==> flow/design.v <==
module PWM_duty_cycle (
    input clk,            
    input rst,            
    input pwm_in,         
    output reg [7:0] duty_cycle   
);
    reg [15:0] high_count, total_count;   
    reg pwm_prev;        
    reg update_flag;     
    reg first_period;    
    always @(posedge clk or posedge rst) begin
        if (rst) begin
            high_count <= 0;
            total_count <= 0;
            duty_cycle <= 0;
            pwm_prev <= 0;
            update_flag <= 0;
            first_period <= 1;   
        end else begin
            total_count <= total_count + 1;
            if (pwm_in) high_count <= high_count + 1;
            if (pwm_prev && ~pwm_in) begin
                if (!first_period && total_count > 0) begin
                    duty_cycle <= (high_count * 100) / total_count;   
                end
                first_period <= 0;   
                high_count <= 0;
                total_count <= 0;
            end
            pwm_prev <= pwm_in;   
        end
    end
endmodule
== From RTL to reports: PWM_duty_cycle ==
What the tools print for PWM_duty_cycle, step after step.
Line numbers count from 1 in the design file above.
Not given: -

* Top module: PWM_duty_cycle
* Clock input: clk
* Standard-cell library: sky130hd
* Corner: tt_025C_1v80

== Word level ==
Counts by Yosys on the flattened word-level netlist (proc, flatten, opt, wreduce; memories kept). Register bits leave out memories and registers merged into their read ports (data or address). Print and check cells are left out. Cells with the same type and inputs are merged into one.

* Bitwise gates (word level): 1
* Multiplexer cells: 3
* Reductions and logical operators: 5
* $mul: 1
* $lt $le $gt $ge: 1
* Div/mod/pow operators: 1
* Add/subtract/negate cells: 2

{| class="wikitable"
|+ Operator list
! cell !! number
|-
| divider 32 x 16 -> 32 bit || 1
|-
| multiplier 16 x 5 -> 21 bit with constant B || 1
|-
| two-way mux 16 bit || 3
|-
| adder 16 x 1 -> 16 bit with constant B || 2
|-
| > comparator 16 x 1 -> 1 bit with constant B || 1
|-
| logical AND 1 bit || 2
|-
| AND reduction 2 bit || 1
|-
| nonzero test 2 bit || 1
|-
| inverter 1 bit || 1
|-
| zero test 1 bit || 1
|}

* Output and inout port bits: 8
* Register bits after elaboration: 42
* Input bits: 3

== Logic depth ==
Yosys ltp: most cells in a row. Word level: on the elaborated netlist, between registers, memories and ports. Mapped: between sequential cells and ports; inverters and the memories' decode and read muxes count.

* Word-level depth: 3
* ABC_AREA: 1
* Mapped depth: 548
* Mapped depth without buffers: 512

== Netlist ==
The flow's flattened synthesis, as Yosys stat reports it; memories are mapped. The netlist is that of the ABC_AREA named above (0 if unset); the other value can give another one.

* Area of sequential cells: 0.0010523 sq mm
* Mapped cells: 7125
* Chip area (Yosys): 0.0423193 sq mm
* Flip-flops: 42

{| class="wikitable"
|+ Cell types
! cell type !! number !! area in all (sq um)
|-
| sky130_fd_sc_hd__nand2_1 || 1655 || 6.21E+03
|-
| sky130_fd_sc_hd__ha_1 || 448 || 5.61E+03
|-
| sky130_fd_sc_hd__inv_1 || 870 || 3.27E+03
|-
| sky130_fd_sc_hd__a21oi_1 || 515 || 2.58E+03
|-
| sky130_fd_sc_hd__nand3_1 || 501 || 2.51E+03
|-
| sky130_fd_sc_hd__o21ai_0 || 453 || 2.27E+03
|-
| sky130_fd_sc_hd__xor2_1 || 258 || 2.26E+03
|-
| sky130_fd_sc_hd__nor2_1 || 588 || 2.21E+03
|-
| sky130_fd_sc_hd__nand2_2 || 281 || 1.76E+03
|-
| sky130_fd_sc_hd__xnor2_1 || 170 || 1.49E+03
|-
| sky130_fd_sc_hd__nand3_2 || 137 || 1.37E+03
|-
| sky130_fd_sc_hd__nand2_4 || 100 || 1126.08
|-
| sky130_fd_sc_hd__nand4_1 || 180 || 1126.08
|-
| sky130_fd_sc_hd__dfrtp_1 || 41 || 1.03E+03
|-
| sky130_fd_sc_hd__nor2_2 || 110 || 688.16
|-
| sky130_fd_sc_hd__nor2_4 || 55 || 619.344
|-
| sky130_fd_sc_hd__clkbuf_8 || 40 || 550.528
|-
| sky130_fd_sc_hd__o21bai_1 || 62 || 465.446
|}

Not listed: further types 69, cells in them 661.

== Path before layout ==
Path of least setup slack by OpenSTA after synthesis, without wires, with an ideal clock, recovery checks aside; 20% of the period is set as input and as output delay. Where synthesis merged equal registers, the netlist keeps one of their names.

* Path type: register to register
* From: reg high_count[1]
* To: reg duty_cycle[0]
* Required time: 109.923 ns
* Buffers on the path: 43
* Period: 110.0 ns
* Path delay: 69.563 ns
* Time at the first pin: 0.000 ns
* Driving pins on the path: 520
* Arrival: 69.486 ns
* Setup slack: 40.436 ns
* Synthesis period reached: 69.564 ns

"path delay" is the arrival time less input delay plus setup time.
"driving pins on the path" counts driving pins, that of a launching flip-flop among them; a cell with two outputs on the path counts twice.
"synthesis period reached" is the clock period less the worst setup slack; recovery checks do not enter. This is arithmetic on one report: input and output delays are still those of the set period (20% each).
The rows between start and end are the longest chain of elaborated cells between them; the timing report does not say that the signal goes this way. Where chains are equally long, one stands for them.
A line is the first line of the expression or statement that the cell stems from. Yosys adds cells for indexed reads and writes and turns some case tables into memories.
At most two assigning lines are given for a register; there are more.

* Path through: sky130_fd_sc_hd__dfrtp_1 > sky130_fd_sc_hd__inv_1 > sky130_fd_sc_hd__ha_1 > sky130_fd_sc_hd__ha_1 > sky130_fd_sc_hd__ha_1 > sky130_fd_sc_hd__inv_1 > sky130_fd_sc_hd__fa_1 > sky130_fd_sc_hd__inv_1 > sky130_fd_sc_hd__nand2_1 > sky130_fd_sc_hd__nand2_2 > sky130_fd_sc_hd__inv_1 > sky130_fd_sc_hd__nor3_2 > sky130_fd_sc_hd__nand3_2 > sky130_fd_sc_hd__nor2_4 > sky130_fd_sc_hd__nand3_1 > sky130_fd_sc_hd__nor2_4 > sky130_fd_sc_hd__nand2_1 > sky130_fd_sc_hd__nand2_2 > [... 484 more ...] > sky130_fd_sc_hd__nor2_2 > sky130_fd_sc_hd__nand2_2 > sky130_fd_sc_hd__buf_6 > sky130_fd_sc_hd__buf_6 > sky130_fd_sc_hd__o21ai_1 > sky130_fd_sc_hd__inv_1 > sky130_fd_sc_hd__ha_1 > sky130_fd_sc_hd__inv_1 > sky130_fd_sc_hd__nor4_1 > sky130_fd_sc_hd__nor3b_1 > sky130_fd_sc_hd__nand2_1 > sky130_fd_sc_hd__o211ai_1 > sky130_fd_sc_hd__a211oi_1 > sky130_fd_sc_hd__o21ai_0 > sky130_fd_sc_hd__a21oi_1 > sky130_fd_sc_hd__nand4_1 > sky130_fd_sc_hd__nor2_1 > sky130_fd_sc_hd__a21oi_1
* Length of the longest elaborated chain: 2
* Elaborated cells between the ends (all ways): 2
* Classes of those cells: mul: 1; div: 1

{| class="wikitable"
|+ Ends and longest elaborated chain, after synthesis
! item !! RTL line !! RTL
|-
| start, declared || 7 || <nowiki>reg [15:0] high_count, total_count;</nowiki>
|-
| start, assigned || 13 || <nowiki>high_count <= 0;</nowiki>
|-
| start, assigned || 21 || <nowiki>if (pwm_in) high_count <= high_count + 1;</nowiki>
|-
| multiplier 16 x 5 -> 21 bit || 24 || <nowiki>duty_cycle <= (high_count * 100) / total_count;</nowiki>
|-
| divider 32 x 16 -> 32 bit || 24 ||
|-
| end, assigned || 15 || <nowiki>duty_cycle <= 0;</nowiki>
|-
| end, assigned || 24 ||
|-
| end, declared || 5 || <nowiki>output reg [7:0] duty_cycle</nowiki>
|}

== Worst path after layout ==
From the final timing report of stored run 3: the path of least setup slack in the routed layout; clock arrival at registers is part of the times.

* Path type: register to register
* From: reg high_count[2]
* To: reg duty_cycle[0]
* Period: 99.9 ns
* Required time: 100.10 ns
* Buffers on the path: 42
* Setup slack: 12.23 ns
* Time at the first pin: 0.31 ns
* Arrival: 87.86 ns
* Driving pins on the path: 514

The rows between start and end are the longest chain of elaborated cells between them; the timing report does not say that the signal goes this way. Where chains are equally long, one stands for them.
At most two assigning lines are given for a register; there are more.

* Path through: sky130_fd_sc_hd__dfrtp_1 > sky130_fd_sc_hd__inv_1 > sky130_fd_sc_hd__ha_1 > sky130_fd_sc_hd__ha_1 > sky130_fd_sc_hd__ha_1 > sky130_fd_sc_hd__inv_1 > sky130_fd_sc_hd__fa_1 > sky130_fd_sc_hd__inv_1 > sky130_fd_sc_hd__nand2_1 > sky130_fd_sc_hd__nand2_2 > sky130_fd_sc_hd__inv_1 > sky130_fd_sc_hd__nor3_2 > sky130_fd_sc_hd__nand3_2 > sky130_fd_sc_hd__nor2_4 > sky130_fd_sc_hd__nand3_1 > sky130_fd_sc_hd__nor2_4 > sky130_fd_sc_hd__nand2_1 > sky130_fd_sc_hd__nand2_2 > [... 478 more ...] > sky130_fd_sc_hd__nand3_4 > sky130_fd_sc_hd__nor2_2 > sky130_fd_sc_hd__nand2_2 > sky130_fd_sc_hd__buf_6 > sky130_fd_sc_hd__buf_6 > sky130_fd_sc_hd__o21ai_2 > sky130_fd_sc_hd__inv_2 > sky130_fd_sc_hd__ha_1 > sky130_fd_sc_hd__a21oi_1 > sky130_fd_sc_hd__nor2_1 > sky130_fd_sc_hd__a211oi_1 > sky130_fd_sc_hd__o211ai_1 > sky130_fd_sc_hd__a211oi_1 > sky130_fd_sc_hd__o21ai_0 > sky130_fd_sc_hd__a21oi_1 > sky130_fd_sc_hd__nand4_1 > sky130_fd_sc_hd__nor2_1 > sky130_fd_sc_hd__a21oi_1
* Length of the longest elaborated chain: 2
* Elaborated cells between the ends (all ways): 2
* Classes of those cells: mul: 1; div: 1

{| class="wikitable"
|+ Ends and longest elaborated chain, after layout
! item !! RTL line !! RTL
|-
| start, declared || 7 || <nowiki>reg [15:0] high_count, total_count;</nowiki>
|-
| start, assigned || 13 || <nowiki>high_count <= 0;</nowiki>
|-
| start, assigned || 21 || <nowiki>if (pwm_in) high_count <= high_count + 1;</nowiki>
|-
| multiplier 16 x 5 -> 21 bit || 24 || <nowiki>duty_cycle <= (high_count * 100) / total_count;</nowiki>
|-
| divider 32 x 16 -> 32 bit || 24 ||
|-
| end, assigned || 15 || <nowiki>duty_cycle <= 0;</nowiki>
|-
| end, assigned || 24 ||
|-
| end, declared || 5 || <nowiki>output reg [7:0] duty_cycle</nowiki>
|}

Data sheet: physical implementation of PWM_duty_cycle

Settings and measured results of 3 stored flow runs for module PWM_duty_cycle (sky130hd), not sorted in any way. The constraints put input and output delay at 20% of the set period each and load the outputs with 0.01 pF.
"achieved clock period" means the clock period less the worst setup slack. The figure is calculated, with input and output delays left at 20% of the set period.
"worst setup path time": the worst setup path's part of the clock period (all of it between registers, 20% less for each end at a port) less its slack. A launch clock that arrives late makes it longer, a capture clock that arrives late makes it shorter.

Stored run 1
==> flow/run.sh <==
#!/bin/bash
# the make line also repeats the synthesis and layout settings of config.mk as NAME=value (left out here)
make -C /OpenROAD-flow-scripts/flow DESIGN_CONFIG=/design/flow/config.mk WORK_HOME=/design/flow/orfs CLKGATE_MAP_FILE= finish
==> flow/config.mk <==
export PLATFORM = sky130hd
export DESIGN_NAME = PWM_duty_cycle
export DESIGN_NICKNAME = PWM_duty_cycle
export VERILOG_FILES = /design/flow/design.v
export SDC_FILE = /design/flow/constraint.sdc
export NUM_CORES = 4
export LEC_CHECK = 0
export CAP_MARGIN = 20
export CELL_PAD_IN_SITES_DETAIL_PLACEMENT = 0
export CELL_PAD_IN_SITES_GLOBAL_PLACEMENT = 3
export CORE_ASPECT_RATIO = 0.66
export CORE_MARGIN = 7
export CORE_UTILIZATION = 52
export CTS_CLUSTER_DIAMETER = 317
export CTS_CLUSTER_SIZE = 16
export GPL_ROUTABILITY_DRIVEN = 0
export GPL_TIMING_DRIVEN = 1
export HOLD_SLACK_MARGIN = 0.07
export MAX_ROUTING_LAYER = met4
export MIN_ROUTING_LAYER = met1
export PLACE_DENSITY_LB_ADDON = 0.09
export SETUP_SLACK_MARGIN = 0.82
export SLEW_MARGIN = 20
==> flow/constraint.sdc <==
create_clock -name core_clock -period 179.0 [get_ports {clk}]
set_input_delay 35.8000 -clock core_clock [delete_from_list [all_inputs] [get_ports {clk}]]
set_output_delay 35.8000 -clock core_clock [all_outputs]
set_load 0.01 [all_outputs]

==> results of stored run 1 <==
did not finish, placement stopped with FLW-0024

Stored run 2
==> flow/run.sh <==
#!/bin/bash
# the make line also repeats the synthesis and layout settings of config.mk as NAME=value (left out here)
make -C /OpenROAD-flow-scripts/flow DESIGN_CONFIG=/design/flow/config.mk WORK_HOME=/design/flow/orfs CLKGATE_MAP_FILE= finish
==> flow/config.mk <==
export PLATFORM = sky130hd
export DESIGN_NAME = PWM_duty_cycle
export DESIGN_NICKNAME = PWM_duty_cycle
export VERILOG_FILES = /design/flow/design.v
export SDC_FILE = /design/flow/constraint.sdc
export NUM_CORES = 4
export LEC_CHECK = 0
export CAP_MARGIN = 20
export CELL_PAD_IN_SITES_GLOBAL_PLACEMENT = 2
export CORE_ASPECT_RATIO = 0.73
export CORE_MARGIN = 9
export CORE_UTILIZATION = 52
export CTS_CLUSTER_DIAMETER = 53
export GPL_TIMING_DRIVEN = 0
export MIN_ROUTING_LAYER = met2
export PLACE_DENSITY_LB_ADDON = 0.05
export SLEW_MARGIN = 15
export TNS_END_PERCENT = 45
==> flow/constraint.sdc <==
create_clock -name core_clock -period 110.0 [get_ports {clk}]
set_input_delay 22.0000 -clock core_clock [delete_from_list [all_inputs] [get_ports {clk}]]
set_output_delay 22.0000 -clock core_clock [all_outputs]
set_load 0.01 [all_outputs]

==> results of stored run 2 <==
did not finish, placement stopped with FLW-0024

Stored run 3
==> flow/run.sh <==
#!/bin/bash
# the make line also repeats the synthesis and layout settings of config.mk as NAME=value (left out here)
make -C /OpenROAD-flow-scripts/flow DESIGN_CONFIG=/design/flow/config.mk WORK_HOME=/design/flow/orfs CLKGATE_MAP_FILE= finish
==> flow/config.mk <==
export PLATFORM = sky130hd
export DESIGN_NAME = PWM_duty_cycle
export DESIGN_NICKNAME = PWM_duty_cycle
export VERILOG_FILES = /design/flow/design.v
export SDC_FILE = /design/flow/constraint.sdc
export NUM_CORES = 4
export LEC_CHECK = 0
export ABC_AREA = 1
export CAP_MARGIN = 35
export CELL_PAD_IN_SITES_GLOBAL_PLACEMENT = 1
export CORE_ASPECT_RATIO = 0.64
export CORE_MARGIN = 4
export CORE_UTILIZATION = 59
export CTS_CLUSTER_DIAMETER = 323
export GPL_ROUTABILITY_DRIVEN = 0
export GPL_TIMING_DRIVEN = 0
export HOLD_SLACK_MARGIN = -0.02
export MIN_ROUTING_LAYER = met1
export PLACE_DENSITY_LB_ADDON = 0.24
export SETUP_SLACK_MARGIN = 5.0
export SLEW_MARGIN = 20
==> flow/constraint.sdc <==
create_clock -name core_clock -period 99.9 [get_ports {clk}]
set_input_delay 19.9800 -clock core_clock [delete_from_list [all_inputs] [get_ports {clk}]]
set_output_delay 19.9800 -clock core_clock [all_outputs]
set_load 0.01 [all_outputs]

==> results of stored run 3 <==
chip area after synthesis (Yosys): 0.0423193 sq mm
die area: 0.0761835 sq mm
standard-cell area of the final layout: 0.0441023 sq mm
utilization: 62.2 %
worst setup slack after layout: 12.234 ns
total negative slack: 0.000 ns
worst hold slack: 0.463 ns
achieved clock period: 87.666 ns
worst setup path time: 87.67 ns
worst setup path kind: register to register
